==> flow/design.v <==
module cpu(clk,reset,s,load,in,out,N,V,Z,w);
  input clk, reset, s, load;
  input [15:0] in;
  output [15:0] out;
  output N, V, Z, w;
  wire [15:0] instruction_out;
  wire loada,loadb,loads,loadc,write,asel,bsel;
  wire [2:0] status;
  wire [1:0] op, ALUop, shift, vsel;
  wire [2:0] opcode, readnum, writenum, nsel;  
  wire [15:0] sximm5, sximm8; 
  wire [15:0] mdata = 16'b0;
  wire [7:0] PC = 8'b0;
  vDFFE #(16) instruct_reg(clk, load , in, instruction_out);  
  instruct_decoder decoder(   .instruction_out(instruction_out),
			        .nsel(nsel),
				.opcode(opcode),
				.op(op),
				.ALUop(ALUop),
				.sximm5(sximm5),
				.sximm8(sximm8),
				.shift(shift),
				.readnum(readnum),
				.writenum(writenum)
  );
  FSM state_machine(    .clk(clk),
			.reset(reset),
			.s(s),
			.w(w),
			.opcode(opcode),
			.op(op),
			.nsel(nsel),
			.loada(loada),
			.loadb(loadb),
			.loadc(loadc),
			.loads(loads),
			.vsel(vsel),
			.write(write),
			.asel(asel),
			.bsel(bsel)
  );
  datapath DP(          .clk(clk),
			.readnum(readnum),
			.writenum(writenum),
			.write(write),
			.vsel(vsel),
			.loada(loada),
			.loadb(loadb),
			.loadc(loadc),
			.loads(loads),
			.shift(shift),
			.ALUop(ALUop),
			.asel(asel),
			.bsel(bsel),
			.mdata(mdata),
			.status(status),
			.C(out),
			.sximm8(sximm8),
			.sximm5(sximm5),
			.PC(PC)
  );	
  assign N = status[0];
  assign V = status[1]; 
  assign Z = status[2];  
endmodule
module instruct_decoder( instruction_out, 
			 nsel, 
			 opcode,
			 op,
			 ALUop, 
			 sximm5, 
			 sximm8, 
			 shift,
			 readnum,
			 writenum );
  input [15:0] instruction_out;
  input [2:0] nsel;
  output [2:0] opcode;
  output reg [2:0] readnum, writenum;
  output [1:0] shift, ALUop, op;
  output [15:0] sximm5, sximm8;
  wire [2:0] Rn, Rd, Rm;
  wire [4:0] imm5;
  wire [7:0] imm8;
  setval retval(instruction_out,opcode,op,ALUop,imm5,imm8,shift,Rn,Rd,Rm);
  assign sximm5 = imm5[4] ? {11'b11111111111,imm5}:{11'b00000000000,imm5}; 
  assign sximm8 = imm8[7] ? {8'b11111111,imm8}:{8'b00000000,imm8};
  always @(*) 
    case(nsel)
      3'b001: {readnum,writenum} = {Rn,Rn};  
      3'b010: {readnum,writenum} = {Rd,Rd};  
      3'b100: {readnum,writenum} = {Rm,Rm};  
      default: {readnum,writenum} = 6'bx;  
    endcase
endmodule
module setval(instruction_out,opcode,op,ALUop,imm5,imm8,shift,Rn,Rd,Rm);
  input [15:0] instruction_out;
  output reg [2:0] opcode,Rn,Rd,Rm;
  output reg [1:0] op, ALUop, shift;
  output reg [4:0] imm5;
  output reg [7:0] imm8;
  always @(*) begin 
    casex(instruction_out)
	{5'b11010,11'bx}: {opcode,op,ALUop,Rn,imm8,imm5,Rd,shift,Rm} = {instruction_out[15:13],2'b10,2'b0,instruction_out[10:8],instruction_out[7:0],
						5'b0,3'b0,2'b0,3'b0}; 
	{8'b11000000,8'bx}: {opcode,op,ALUop,Rn,imm8,imm5,Rd,shift,Rm} = {instruction_out[15:13],2'b0,2'b0,3'b0,8'b0,5'b0, instruction_out[7:5],
						instruction_out[4:3],instruction_out[2:0]}; 
	{5'b10100,11'bx}: {opcode,op,ALUop,Rn,imm8,imm5,Rd,shift,Rm} = {instruction_out[15:13],2'b0,2'b0,instruction_out[10:8],
						8'b0,5'b0,instruction_out[7:5],instruction_out[4:3],instruction_out[2:0]}; 
	{5'b10101,11'bx}: {opcode,op,ALUop,Rn,imm8,imm5,Rd,shift,Rm} = {instruction_out[15:13],2'b01,2'b01,instruction_out[10:8],
						8'b0,5'b0,3'b0, instruction_out[4:3], instruction_out[2:0]}; 
 	{5'b10110,11'bx}: {opcode,op,ALUop,Rn,imm8,imm5,Rd,shift,Rm} = {instruction_out[15:13],2'b10,2'b10,instruction_out[10:8],
						8'b0,5'b0,instruction_out[7:5],instruction_out[4:3],instruction_out[2:0]}; 
	{5'b10111,11'bx}: {opcode,op,ALUop,Rn,imm8,imm5,Rd,shift,Rm} = {instruction_out[15:13],2'b11,2'b11,3'b0,
						8'b0,5'b0,instruction_out[7:5],instruction_out[4:3],instruction_out[2:0]}; 
	default: {opcode,op,ALUop,Rn,imm8,imm5,Rd,shift,Rm} = {3'bx,2'bx,2'bx,3'bx,8'bx,5'bx,3'bx,2'bx,3'bx};  
    endcase
end
endmodule
module datapath(clk, readnum, vsel, loada, loadb, shift, asel, bsel,
		ALUop, loadc, loads, writenum, write, mdata, 
		status, C, sximm8, PC, sximm5);
  input clk, loada, loadb, loadc, loads, asel, bsel, write;
  input [1:0] vsel;
  input [1:0] shift, ALUop; 
  input [2:0] writenum, readnum;  
  input [15:0] mdata, sximm8, sximm5;
  input [7:0] PC;
  output wire [2:0] status;
  output wire [15:0] C;
  reg [15:0] data_in;
  wire [15:0] muxa, muxb, aout, bout, bout_shift, data_out, ALUout;
  wire [2:0] status_out;
  always @(*)
    case(vsel)
      2'b00: data_in = C;
      2'b01: data_in = {8'b0,PC};
      2'b10: data_in = sximm8;
      2'b11: data_in = mdata;
    endcase
  regfile REGFILE( .clk(clk), 
           		.write(write),
			.writenum(writenum),
			.readnum(readnum),
			.data_in(data_in),
			.data_out(data_out)
  );
  vDFFE #(16) reg_a(clk, loada, data_out, aout);
  vDFFE #(16) reg_b(clk, loadb, data_out, bout); 
  vDFFE #(16) reg_c(clk, loadc, ALUout, C);
  vDFFE #(3) status_block(.clk(clk), .en(loads), .in(status_out), .out(status));
  shifter shift_b(shift, bout, bout_shift);
  assign muxa = asel ? 16'b0:aout;
  assign muxb = bsel ? sximm5:bout_shift;
  alu ALU( .ALUop(ALUop), .Ain(muxa), .Bin(muxb), .out(ALUout), .status(status_out));
endmodule 
module regfile(clk,write,writenum,readnum,data_in,data_out);
  input clk,write;
  input [2:0] writenum, readnum;
  input [15:0] data_in;
  output [15:0] data_out;
  wire [7:0] readout, writeout;
  wire [15:0] R7, R6, R5, R4, R3, R2, R1, R0;
  dec #(3,8) read_num(readnum, readout);
  dec #(3,8) write_num(writenum, writeout);
  vDFFE #(16) write_reg0(clk, (write & writeout[0]), data_in, R0);
  vDFFE #(16) write_reg1(clk, (write & writeout[1]), data_in, R1);
  vDFFE #(16) write_reg2(clk, (write & writeout[2]), data_in, R2);
  vDFFE #(16) write_reg3(clk, (write & writeout[3]), data_in, R3);
  vDFFE #(16) write_reg4(clk, (write & writeout[4]), data_in, R4);
  vDFFE #(16) write_reg5(clk, (write & writeout[5]), data_in, R5);
  vDFFE #(16) write_reg6(clk, (write & writeout[6]), data_in, R6);
  vDFFE #(16) write_reg7(clk, (write & writeout[7]), data_in, R7);
  mux8 #(16) read_mux(R7, R6, R5, R4, R3, R2, R1, R0, readout, data_out);
endmodule
module dec(a,b);
  parameter n = 2;
  parameter m = 4;
  input [n-1:0] a;
  output [m-1:0] b;
  wire[m-1:0] b = 1<<a;
endmodule 
module vDFFE(clk,en,in,out);
  parameter n = 3;
  input clk, en;
  input [n-1:0] in;
  output reg [n-1:0] out;
  wire [n-1:0] nextout;
  assign nextout = en ? in:out;
  always @(posedge clk)
    out <= nextout;
  endmodule 
module mux8(r7, r6, r5, r4, r3, r2, r1, r0, s, b);
  parameter k = 1;
  input [k-1:0] r7, r6, r5, r4, r3, r2, r1, r0;
  input [7:0] s;
  output [k-1:0] b;
  wire [k-1:0] b = ({k{s[0]}} & r0) |
		   ({k{s[1]}} & r1) |    
		   ({k{s[2]}} & r2) |
		   ({k{s[3]}} & r3) | 
		   ({k{s[4]}} & r4) |
		   ({k{s[5]}} & r5) |
		   ({k{s[6]}} & r6) |
		   ({k{s[7]}} & r7) ;
endmodule
module shifter(shift,bin,out);
input [15:0] bin;
input [1:0] shift;
output reg [15:0] out;  
  always @(*) begin
    case(shift) 
      2'b01: out = bin << 1;  
      2'b10: out = bin >> 1;  
      2'b11: out = $signed(bin) >>> 1;  
      default: out = bin;  
    endcase 
  end 
endmodule 
module alu(ALUop,Ain,Bin,out,status);
  input [1:0] ALUop; 
  input [15:0] Ain, Bin;
  output reg [15:0] out;
  output [2:0] status;
  wire ovf;
  wire [15:0] sout;
  Addsub #(16) a(Ain, Bin, 1'b1, sout, ovf);
  assign status[2] = ((out == 16'b0) ? 1'b1:1'b0);  
  assign status[1] = ovf;  
  assign status[0] = out[15];  
  always @(*) begin
    case (ALUop)
      2'b00: out = Ain + Bin;
      2'b01: out = Ain - Bin; 
      2'b10: out = Ain & Bin;
      2'b11: out = ~Bin;
      default: out = 16'bx;
    endcase	
  end
endmodule
module Addsub(a,b,sub,s,ovf);
  parameter n = 8;
  input [n-1:0] a, b;  
  input sub ;  
  output [n-1:0] s;
  output ovf;   
  wire c1, c2;
  assign ovf = c1 ^ c2;  
  Adder1 #(n-1) ai(a[n-2:0],b[n-2:0]^{n-1{sub}},sub,c1,s[n-2:0]);
  Adder1 #(1) as(a[n-1],b[n-1]^sub,c1,c2,s[n-1]);
endmodule 
module Adder1(a,b,cin,cout,s);
  parameter n = 8;
  input [n-1:0] a, b;
  input cin ;
  output [n-1:0] s;
  output cout;
  assign {cout, s} = a + b + cin;
endmodule
module FSM(clk, reset, s, w, opcode, op, nsel,loada,loadb,loadc,vsel,write,loads,asel,bsel);
  input clk, reset, s;
  input [2:0] opcode;
  input [1:0] op;
  output w;
  output reg [2:0] nsel;
  output reg loada,loadb,loadc,loads,write,asel,bsel;
  output reg [1:0] vsel;
  wire [2:0] state;
  reg load_s;
  reg [2:0] next_state;
  assign w = load_s ? 1'b0:1'b1;  
  assign state =  reset ? 3'b000:next_state;
  always @(posedge clk) begin
    casex({reset,w,s,opcode,op,state})
	11'b1xxxxxxxxxx: {load_s, nsel, next_state,loada,loadb,loadc,vsel,write,loads,asel,bsel} 
				<= {1'b0,3'b000,3'b000,1'b0,1'b0,1'b0,2'b00,1'b0,1'b0,1'b0,1'b0};  
	{8'bx10xxxxx,3'b000}: {load_s,nsel,next_state,loada,loadb,loadc,vsel,write,loads,asel,bsel}
				<= {1'b0,3'b000,3'b000,1'b0,1'b0,1'b0,2'b00,1'b0,1'b0,1'b0,1'b0};  
	{8'bx1111010,3'b000}: {load_s, nsel, next_state,loada,loadb,loadc,vsel,write,loads,asel,bsel} 
				<= {1'b1,3'b001,3'b001,1'b0,1'b0,1'b0,2'b10,1'b1,1'b0,1'b0,1'b0};  
	{8'b00x11010,3'b001}: {load_s, nsel, next_state,loada,loadb,loadc,vsel,write,loads,asel,bsel} 
				<= {1'b0,3'b000,3'b000,1'b0,1'b0,1'b0,2'b00,1'b0,1'b0,1'b0,1'b0};  
        {8'b01111000,3'b000}: {load_s, nsel, next_state,loada,loadb,loadc,vsel,write,loads,asel,bsel} 
				<= {1'b1,3'b100,3'b001,1'b0,1'b1,1'b0,2'b10,1'b0,1'b0,1'b0,1'b0};  
	{8'b00x11000,3'b001}: {load_s,nsel,next_state,loada,loadb,loadc,vsel,write,loads,asel,bsel}
				<= {1'b1,3'b000,3'b010,1'b0,1'b0,1'b1,2'b00,1'b0,1'b0,1'b1,1'b0};  
	{8'b00x11000,3'b010}: {load_s,nsel,next_state,loada,loadb,loadc,vsel,write,loads,asel,bsel}
				<= {1'b1,3'b010,3'b011,1'b0,1'b0,1'b0,2'b00,1'b1,1'b0,1'b0,1'b0};  
	{8'b00x11000,3'b011}: {load_s,nsel,next_state,loada,loadb,loadc,vsel,write,loads,asel,bsel}
				<= {1'b0,3'b000,3'b000,1'b0,1'b0,1'b0,2'b00,1'b0,1'b0,1'b0,1'b0};  
	{8'b01110100,3'b000}: {load_s,nsel,next_state,loada,loadb,loadc,vsel,write,loads,asel,bsel}
				<= {1'b1,3'b001,3'b001,1'b1,1'b0,1'b0,2'b10,1'b0,1'b0,1'b0,1'b0};  
	{8'b00x10100,3'b001}: {load_s,nsel,next_state,loada,loadb,loadc,vsel,write,loads,asel,bsel}
				<= {1'b1,3'b100,3'b010,1'b0,1'b1,1'b0,2'b10,1'b0,1'b0,1'b0,1'b0};  
	{8'b00x10100,3'b010}: {load_s,nsel,next_state,loada,loadb,loadc,vsel,write,loads,asel,bsel}
				<= {1'b1,3'b000,3'b011,1'b0,1'b0,1'b1,2'b00,1'b0,1'b0,1'b0,1'b0};  
	{8'b00x10100,3'b011}: {load_s,nsel,next_state,loada,loadb,loadc,vsel,write,loads,asel,bsel}
				<= {1'b1,3'b010,3'b100,1'b0,1'b0,1'b0,2'b00,1'b1,1'b0,1'b0,1'b0};  
	{8'b00x10100,3'b100}: {load_s,nsel,next_state,loada,loadb,loadc,vsel,write,loads,asel,bsel}
				<= {1'b0,3'b000,3'b000,1'b0,1'b0,1'b0,2'b00,1'b0,1'b0,1'b0,1'b0};  
	{8'b01110101,3'b000}: {load_s,nsel,next_state,loada,loadb,loadc,vsel,write,loads,asel,bsel}
				<= {1'b1,3'b001,3'b001,1'b1,1'b0,1'b0,2'b10,1'b0,1'b0,1'b0,1'b0};  
	{8'b00x10101,3'b001}: {load_s,nsel,next_state,loada,loadb,loadc,vsel,write,loads,asel,bsel}
				<= {1'b1,3'b100,3'b010,1'b0,1'b1,1'b0,2'b10,1'b0,1'b0,1'b0,1'b0};  
	{8'b00x10101,3'b010}: {load_s,nsel,next_state,loada,loadb,loadc,vsel,write,loads,asel,bsel}
				<= {1'b1,3'b000,3'b011,1'b0,1'b0,1'b0,2'b00,1'b0,1'b1,1'b0,1'b0};  
   	{8'b00x10101,3'b011}: {load_s,nsel,next_state,loada,loadb,loadc,vsel,write,loads,asel,bsel}
				<= {1'b0,3'b000,3'b000,1'b0,1'b0,1'b0,2'b00,1'b0,1'b0,1'b0,1'b0};  
	{8'b01110110,3'b000}: {load_s,nsel,next_state,loada,loadb,loadc,vsel,write,loads,asel,bsel}
				<= {1'b1,3'b001,3'b001,1'b1,1'b0,1'b0,2'b10,1'b0,1'b0,1'b0,1'b0};  
	{8'b00x10110,3'b001}: {load_s,nsel,next_state,loada,loadb,loadc,vsel,write,loads,asel,bsel}
				<= {1'b1,3'b100,3'b010,1'b0,1'b1,1'b0,2'b10,1'b0,1'b0,1'b0,1'b0};  
	{8'b00x10110,3'b010}: {load_s,nsel,next_state,loada,loadb,loadc,vsel,write,loads,asel,bsel}
				<= {1'b1,3'b000,3'b011,1'b0,1'b0,1'b1,2'b00,1'b0,1'b0,1'b0,1'b0};  
	{8'b00x10110,3'b011}: {load_s,nsel,next_state,loada,loadb,loadc,vsel,write,loads,asel,bsel}
				<= {1'b1,3'b010,3'b100,1'b0,1'b0,1'b0,2'b00,1'b1,1'b0,1'b0,1'b0};  
	{8'b00x10110,3'b100}: {load_s,nsel,next_state,loada,loadb,loadc,vsel,write,loads,asel,bsel}
				<= {1'b0,3'b000,3'b000,1'b0,1'b0,1'b0,2'b00,1'b0,1'b0,1'b0,1'b0};  
	{8'b01110111,3'b000}: {load_s,nsel,next_state,loada,loadb,loadc,vsel,write,loads,asel,bsel}
				<= {1'b1,3'b100,3'b001,1'b0,1'b1,1'b0,2'b10,1'b0,1'b0,1'b1,1'b0};  
	{8'b00x10111,3'b001}: {load_s,nsel,next_state,loada,loadb,loadc,vsel,write,loads,asel,bsel}
				<= {1'b1,3'b000,3'b010,1'b0,1'b0,1'b1,2'b00,1'b0,1'b0,1'b1,1'b0};  
	{8'b00x10111,3'b010}: {load_s,nsel,next_state,loada,loadb,loadc,vsel,write,loads,asel,bsel}
				<= {1'b1,3'b010,3'b011,1'b0,1'b0,1'b0,2'b00,1'b1,1'b0,1'b0,1'b0};  
	{8'b00x10111,3'b011}: {load_s,nsel,next_state,loada,loadb,loadc,vsel,write,loads,asel,bsel}
				<= {1'b0,3'b000,3'b000,1'b0,1'b0,1'b0,2'b00,1'b0,1'b0,1'b0,1'b0};  
	default: {load_s,nsel,next_state,loada,loadb,loadc,vsel,write,loads,asel,bsel}
				<= {1'b0,3'b000,3'b000,1'b0,1'b0,1'b0,2'b00,1'b0,1'b0,1'b0,1'b0};  
   endcase
  end
endmodule 
Appendix: tool output

Tool chain data of cpu. Module cpu before and after one edit of its RTL, step after step. "before" refers to lines of the RTL above, "after" to lines of the edited file. "difference" is "after" less "before", of the values as shown; "rel. change" is that difference over "before", in percent. Operators: Yosys type, input widths -> output width; for muxes data width and select width s. Library cell names are shortened. A cell with n/a has no value.

Design top: cpu. Clock port: clk. Cell library: sky130hd. Timing corner: tt_025C_1v80.

Edit of the RTL. The edit as a unified diff against the file above. The edited RTL no longer does the same as the RTL above: the edit was made by script, with no optimisation intended.

```diff
@@ -263,5 +263,5 @@
   input [1:0] op;
   output w;
-  output reg [2:0] nsel;
+  output reg [1:0] nsel;
   output reg loada,loadb,loadc,loads,write,asel,bsel;
   output reg [1:0] vsel;
```

After elaboration. Source: Yosys, flattened and elaborated, memories not mapped. Widths are those after wreduce. Registers that Yosys merges into a memory's read port (data or address) are not register bits. Print and check cells do not count. Equal cells are merged and count once.

Bit counts: register bits (before 211, after 210, difference -1, rel. change -0.47%); output and inout port bits (before 20, after 20, difference 0, rel. change 0.00%); cells after elaboration (before 119, after 118, difference -1, rel. change -0.84%).

Cells by class: add/subtract/negate cells (before 6, after 6, difference 0, rel. change 0.00%); equal/unequal tests (before 36, after 35, difference -1, rel. change -2.78%); shift operators (before 2, after 2, difference 0, rel. change 0.00%); mux-type cells (before 13, after 13, difference 0, rel. change 0.00%); bitwise gates (word level) (before 28, after 28, difference 0, rel. change 0.00%); reductions and logical operators (before 10, after 10, difference 0, rel. change 0.00%).

Operator list: $eq 2x2->1 const B (before 6, after 7, difference +1, rel. change +16.67%); $eq 2x1->1 const B (before 3, after 4, difference +1, rel. change +33.33%); $eq 3x1->1 const B (before 1, after 0, difference -1, rel. change -100.00%); $eq 3x2->1 const B (before 1, after 0, difference -1, rel. change -100.00%); $eq 3x3->1 const B (before 1, after 0, difference -1, rel. change -100.00%); $pmux 16 s10 (before 1, after 0, difference -1, rel. change -100.00%); $pmux 6 s3 (before 1, after 0, difference -1, rel. change -100.00%); $pmux 15 s10 (before 0, after 1, difference +1); $pmux 6 s2 (before 0, after 1, difference +1).

Unchanged operator kinds not shown: 29.

Depth. Longest topological path by Yosys (ltp), each cell counted once; first at word level (registers and memories cut), then after technology mapping (sequential cells cut; the memories' decode and read muxes count).

Depth: word-level depth (before 12, after 12, difference 0, rel. change 0.00%); ABC_AREA (before 0, after 0); gate-level depth with buffers (before 22, after 21, difference -1, rel. change -4.55%); depth with buffers taken out (before 19, after 19, difference 0, rel. change 0.00%).

After synthesis. Yosys stat after the flow's synthesis: flattened, memories mapped to cells. It holds for the ABC_AREA given above (unset counts as 0); a run with the other value may have another netlist.

Synthesis totals: cells in the netlist (before 876, after 798, difference -78, rel. change -8.90%); synthesis area (mm²) (before 0.0102423, after 0.0100021, difference -0.0002402, rel. change -2.35%); sequential part of the area (mm²) (before 0.0061159, after 0.0060758, difference -0.0000401, rel. change -0.66%); flip-flop cells (before 208, after 206, difference -2, rel. change -0.96%); buffers (before 40, after 34, difference -6, rel. change -15.00%).

Cell types: nand2_1 (before 113, after 36, difference -77, rel. change -68.14%); a22oi_1 (before 10, after 66, difference +56, rel. change +560.00%); o21ai_0 (before 63, after 43, difference -20, rel. change -31.75%); nand3_1 (before 38, after 20, difference -18, rel. change -47.37%); a21oi_1 (before 55, after 38, difference -17, rel. change -30.91%); a221oi_1 (before 18, after 1, difference -17, rel. change -94.44%); nand4_1 (before 1, after 18, difference +17, rel. change +1700.00%); and2_1 (before 5, after 13, difference +8, rel. change +160.00%); nor2_1 (before 50, after 44, difference -6, rel. change -12.00%); o21ai_1 (before 9, after 3, difference -6, rel. change -66.67%); a21o_1 (before 6, after 11, difference +5, rel. change +83.33%); clkbuf_1 (before 25, after 21, difference -4, rel. change -16.00%); xnor2_1 (before 23, after 19, difference -4, rel. change -17.39%); mux2i_1 (before 10, after 6, difference -4, rel. change -40.00%); a31o_2 (before 4, after 0, difference -4, rel. change -100.00%); a211oi_1 (before 3, after 7, difference +4, rel. change +133.33%); and3_1 (before 5, after 8, difference +3, rel. change +60.00%); xor2_1 (before 5, after 2, difference -3, rel. change -60.00%).

Unchanged cell types not shown: 14. The list need not be complete. By module: a second synthesis without flattening, with its own total; a netlist apart from the flattened one above.

Second synthesis, totals: cells (unflattened synthesis) (before 951, after 934, difference -17, rel. change -1.79%); area (unflattened synthesis) (mm²) (before 0.0117375, after 0.0116274, difference -0.0001101, rel. change -0.94%).

Each row is one instance without its submodules.

By module, before: vDFFE (n=16) (times used 12, cells 16, area 0.0004805 mm²); alu (times used 1, cells 240, area 0.0016216 mm²); mux8 (k=16) (times used 1, cells 96, area 0.0007795 mm²); Adder1 (n=15) (times used 1, cells 101, area 0.0007357 mm²); datapath (times used 1, cells 65, area 0.0007007 mm²); FSM (times used 1, cells 78, area 0.0006894 mm²); shifter (times used 1, cells 51, area 0.0003553 mm²); setval (times used 1, cells 41, area 0.0003316 mm²); instruct_decoder (times used 1, cells 39, area 0.000284 mm²); Addsub (n=16) (times used 1, cells 19, area 0.0001802 mm²); dec (times used 2, cells 8, area 0.0000651 mm²); vDFFE (n=3) (times used 1, cells 3, area 0.0000901 mm²); regfile (times used 1, cells 8, area 0.00005 mm²); Adder1 (n=1) (times used 1, cells 1, area 0.00002 mm²); cpu (times used 1, cells 1, area 0.0000038 mm²).

By module, after: vDFFE (n=16) (times used 12, cells 16, area 0.0004805 mm²); alu (times used 1, cells 240, area 0.0016216 mm²); mux8 (k=16) (times used 1, cells 96, area 0.0007795 mm²); Adder1 (n=15) (times used 1, cells 101, area 0.0007357 mm²); datapath (times used 1, cells 65, area 0.0007007 mm²); FSM (times used 1, cells 61, area 0.0005793 mm²); shifter (times used 1, cells 51, area 0.0003553 mm²); setval (times used 1, cells 41, area 0.0003316 mm²); instruct_decoder (times used 1, cells 39, area 0.000284 mm²); Addsub (n=16) (times used 1, cells 19, area 0.0001802 mm²); dec (times used 2, cells 8, area 0.0000651 mm²); vDFFE (n=3) (times used 1, cells 3, area 0.0000901 mm²); regfile (times used 1, cells 8, area 0.00005 mm²); Adder1 (n=1) (times used 1, cells 1, area 0.00002 mm²); cpu (times used 1, cells 1, area 0.0000038 mm²).

Path before layout. OpenSTA on the mapped netlist: ideal clock, no wires. The path of least setup slack (recovery checks aside). Input and output delay are each 20% of the period. Register names are those of the netlist, which keeps one name where synthesis merged equal registers.

Timing post-synthesis: kind (before reg-to-reg, after reg-to-reg); start point (before register instruct_reg.out[13], after register instruct_reg.out[9]); end point (before register DP.status_block.out[2], after register DP.reg_c.out[15]); clock period (ns) (before 7.0, after 7.0, difference 0.0, rel. change 0.00%); library setup time (ns) (before 0.190, after 0.257, difference +0.067); launch time at the first pin (ns) (before 0.000, after 0.000, difference 0.000); data arrival time (ns) (before 4.066, after 4.109, difference +0.043, rel. change +1.06%); data required time (ns) (before 6.810, after 6.743, difference -0.067, rel. change -0.98%); slack (ns) (before 2.744, after 2.634, difference -0.110); path delay (ns) (before 4.256, after 4.366, difference +0.110, rel. change +2.58%); stages (before 22, after 20, difference -2, rel. change -9.09%); synthesis period reached (ns) (before 4.256, after 4.366, difference +0.110, rel. change +2.58%).

"path delay" = arrival - input delay + setup time. "stages": output pins that drive a net of the path, with the launching flip-flop's if there is one; two outputs of one cell count as two. "synthesis period reached" = period - worst setup slack (recovery checks aside). The figure is calculated, with input and output delays left at 20% of the set period. Between the ends stands the longest chain of elaborated cells between them, by number of cells; it is not shown to be the way that was timed. Of several equally long chains one is given. Each line given opens the expression or statement behind the cell; cells for indexed reads and writes are added by Yosys, which also makes memories of some case tables.

On the way, post-synthesis, before:
Cells stage by stage: edfxtp_1 and3b_1 a31oi_1 buf_6 buf_6 buf_6 o21ai_0 and2_1 ha_1 nor2_1 xnor2_1 ha_1 nor2b_1 o31a_1 o21ba_2 o21ai_1 a21oi_1 a21oi_1 xor2_1 o21ai_0 or2_2 a2111oi_2. For length of the longest elaborated chain the number is 9. For elaborated cells between the ends (all ways) the number is 24. The figure for source lines of those cells is 10. Classes of those cells: add/sub (2); eq/ne (12); mux (6); logic (2); reduce/logical (2).

RTL lines, path post-synthesis, before: start, declared (line 187) `output reg [n-1:0] out;`; start, assigned (line 191) `out <= nextout;`; $eq 5x5->1 (line 103) `casex(instruction_out)`; $pmux 31 s6 (line 103); $eq 2x2->1 (line 212) `case(shift)`; $pmux 16 s3 (line 212); $mux 16 (line 154) `assign muxb = bsel ? sximm5:bout_shift;`; $sub 16x16->16 (line 234) `2'b01: out = Ain - Bin;`; $pmux 16 s4 (line 232) `case (ALUop)`; $logic_not 16->1 (line 228) `assign status[2] = ((out == 16'b0) ? 1'b1:1'b0);`; $mux 1 (line 228); end, assigned (line 191); end, declared (line 187).

Some nets on the timed path still bear RTL names; the line given drives or declares the net.

Nets with RTL names, path post-synthesis, before (line): DP.ALU.out[14] (232).

On the way, post-synthesis, after:
Cells stage by stage: edfxtp_1 nor3_4 a31oi_4 buf_6 o21ai_0 nor2b_1 clkbuf_1 nand3_2 o31ai_1 xnor2_1 ha_1 and3_1 a221o_1 nor2_1 a31oi_1 a21oi_1 o21bai_1 a21oi_1 xnor3_1 a21bo_2. For length of the longest elaborated chain the number is 7. For elaborated cells between the ends (all ways) the number is 17. The figure for source lines of those cells is 9. Classes of those cells: add/sub (2); eq/ne (7); mux (5); logic (2); reduce/logical (1).

RTL lines, path post-synthesis, after: start, declared (line 187) `output reg [n-1:0] out;`; start, assigned (line 191) `out <= nextout;`; $eq 8x8->1 (line 103) `casex(instruction_out)`; $pmux 31 s6 (line 103); $eq 2x2->1 (line 212) `case(shift)`; $pmux 16 s3 (line 212); $mux 16 (line 154) `assign muxb = bsel ? sximm5:bout_shift;`; $sub 16x16->16 (line 234) `2'b01: out = Ain - Bin;`; $pmux 16 s4 (line 232) `case (ALUop)`; end, assigned (line 191); end, declared (line 187).

Path in the finished layout. From the final timing report of the runs of set A: the path of least setup slack in the routed layout; clock arrival at registers is part of the times.

Timing after layout: kind (before reg-to-reg, after reg-to-reg); start point (before register instruct_reg.out[8], after register instruct_reg.out[15]); end point (before register DP.status_block.out[2], after register DP.status_block.out[0]); clock period (ns) (before 5.41, after 5.41, difference 0.00, rel. change 0.00%); library setup time (ns) (before 0.19, after 0.24, difference +0.05); launch time at the first pin (ns) (before 0.53, after 0.52, difference -0.01, rel. change -1.89%); data arrival time (ns) (before 5.20, after 5.27, difference +0.07, rel. change +1.35%); data required time (ns) (before 5.73, after 5.69, difference -0.04, rel. change -0.70%); slack (ns) (before 0.53, after 0.42, difference -0.11); stages (before 21, after 20, difference -1, rel. change -4.76%).

Between the ends stands the longest chain of elaborated cells between them, by number of cells; it is not shown to be the way that was timed. Of several equally long chains one is given.

On the way, after layout, before:
Cells stage by stage: edfxtp_1 nor3_2 a31o_2 buf_4 nand3_1 and3_2 inv_1 nor4_4 and3_4 a31o_2 xnor2_1 ha_1 o2111ai_1 o21ba_2 o21ai_1 a21oi_1 a21oi_1 xor2_1 o21ai_0 or2_2 a2111oi_2. For length of the longest elaborated chain the number is 9. For elaborated cells between the ends (all ways) the number is 19. The figure for source lines of those cells is 10. Classes of those cells: add/sub (2); eq/ne (7); mux (6); logic (2); reduce/logical (2).

RTL lines, path after layout, before: start, declared (line 187) `output reg [n-1:0] out;`; start, assigned (line 191) `out <= nextout;`; $eq 8x8->1 (line 103) `casex(instruction_out)`; $pmux 31 s6 (line 103); $eq 2x2->1 (line 212) `case(shift)`; $pmux 16 s3 (line 212); $mux 16 (line 154) `assign muxb = bsel ? sximm5:bout_shift;`; $sub 16x16->16 (line 234) `2'b01: out = Ain - Bin;`; $pmux 16 s4 (line 232) `case (ALUop)`; $logic_not 16->1 (line 228) `assign status[2] = ((out == 16'b0) ? 1'b1:1'b0);`; $mux 1 (line 228); end, assigned (line 191); end, declared (line 187).

Some nets on the timed path still bear RTL names; the line given drives or declares the net.

Nets with RTL names, path after layout, before (line): DP.ALU.out[14] (232).

On the way, after layout, after:
Cells stage by stage: edfxtp_1 and3b_1 a31oi_4 a21oi_1 nor2b_2 inv_1 or3_1 nor3_2 nor2_1 xnor2_1 ha_1 a21oi_1 a21o_1 a21o_1 a31oi_1 a21oi_1 o21bai_1 a21oi_1 xnor3_1 a21bo_2. For length of the longest elaborated chain the number is 7. For elaborated cells between the ends (all ways) the number is 22. The figure for source lines of those cells is 9. Classes of those cells: add/sub (2); eq/ne (12); mux (5); logic (2); reduce/logical (1).

RTL lines, path after layout, after: start, declared (line 187) `output reg [n-1:0] out;`; start, assigned (line 191) `out <= nextout;`; $eq 5x5->1 (line 103) `casex(instruction_out)`; $pmux 31 s6 (line 103); $eq 2x2->1 (line 212) `case(shift)`; $pmux 16 s3 (line 212); $mux 16 (line 154) `assign muxb = bsel ? sximm5:bout_shift;`; $sub 16x16->16 (line 234) `2'b01: out = Ain - Bin;`; $pmux 16 s4 (line 232) `case (ALUop)`; end, assigned (line 191); end, declared (line 187).

Layout results. Runs of the flow (Yosys, OpenROAD) on both versions; the two runs of a pair have the same settings. The constraints put input and output delay at 20% of the set period each and load the outputs with 0.01 pF.

Settings, set A:
The figure for CORE_UTILIZATION is 40. For period_ns the number is 5.41. For CAP_MARGIN the number is 20. Under CORE_MARGIN stands 2. SLEW_MARGIN: 20.

Final reports, set A: synthesis area (mm²) (before 0.0102423, after 0.0100021, difference -0.0002402, rel. change -2.35%); overall die area (mm²) (before 0.0269026, after 0.0262861, difference -0.0006165, rel. change -2.29%); area of the standard cells in the finished layout (mm²) (before 0.0118739, after 0.011491, difference -0.0003829, rel. change -3.22%); utilization in the final report (before 0.472, after 0.47, difference -0.002); setup slack of the worst path (ns) (before 0.534, after 0.424, difference -0.110); total negative slack on setup checks (ns) (before 0.000, after 0.000, difference 0.000); worst hold slack after layout (ns) (before 0.519, after 0.513, difference -0.006); total design power (µW) (before 3759, after 3682, difference -77, rel. change -2.05%); reached clock period (ns) (before 4.876, after 4.986, difference +0.110, rel. change +2.26%).

Settings, set B:
Under ABC_AREA stands 0. For CELL_PAD_IN_SITES_DETAIL_PLACEMENT the number is 0. Under CORE_MARGIN stands 9. The figure for CORE_UTILIZATION is 24. Under GPL_TIMING_DRIVEN stands 0. The entry for PLACE_DENSITY_LB_ADDON reads 0.19. For SETUP_SLACK_MARGIN the number is 1.47. SLEW_MARGIN: 35. The entry for TNS_END_PERCENT reads 90. For period_ns the number is 8.37. For CAP_MARGIN the number is 20.

Final reports, set B: synthesis area (mm²) (before 0.0102423, after 0.0100021, difference -0.0002402, rel. change -2.35%); overall die area (mm²) (before 0.0504362, after 0.0493484, difference -0.0010878, rel. change -2.16%); area of the standard cells in the finished layout (mm²) (before 0.0122993, after 0.0118263, difference -0.0004730, rel. change -3.85%); utilization in the final report (before 0.293, after 0.288, difference -0.005); setup slack of the worst path (ns) (before 2.986, after 3.077, difference +0.091); total negative slack on setup checks (ns) (before 0.000, after 0.000, difference 0.000); worst hold slack after layout (ns) (before 0.505, after 0.505, difference 0.000); total design power (µW) (before 2524, after 2419, difference -105, rel. change -4.16%); reached clock period (ns) (before 5.384, after 5.293, difference -0.091, rel. change -1.69%).

"reached clock period": clock period set for the run, less the worst setup slack. It is reckoned from that one timing run; input and output delays stay at 20% of the period that was set. "total design power" rests on the timing tool's default activity at the inputs, not on a simulated workload.
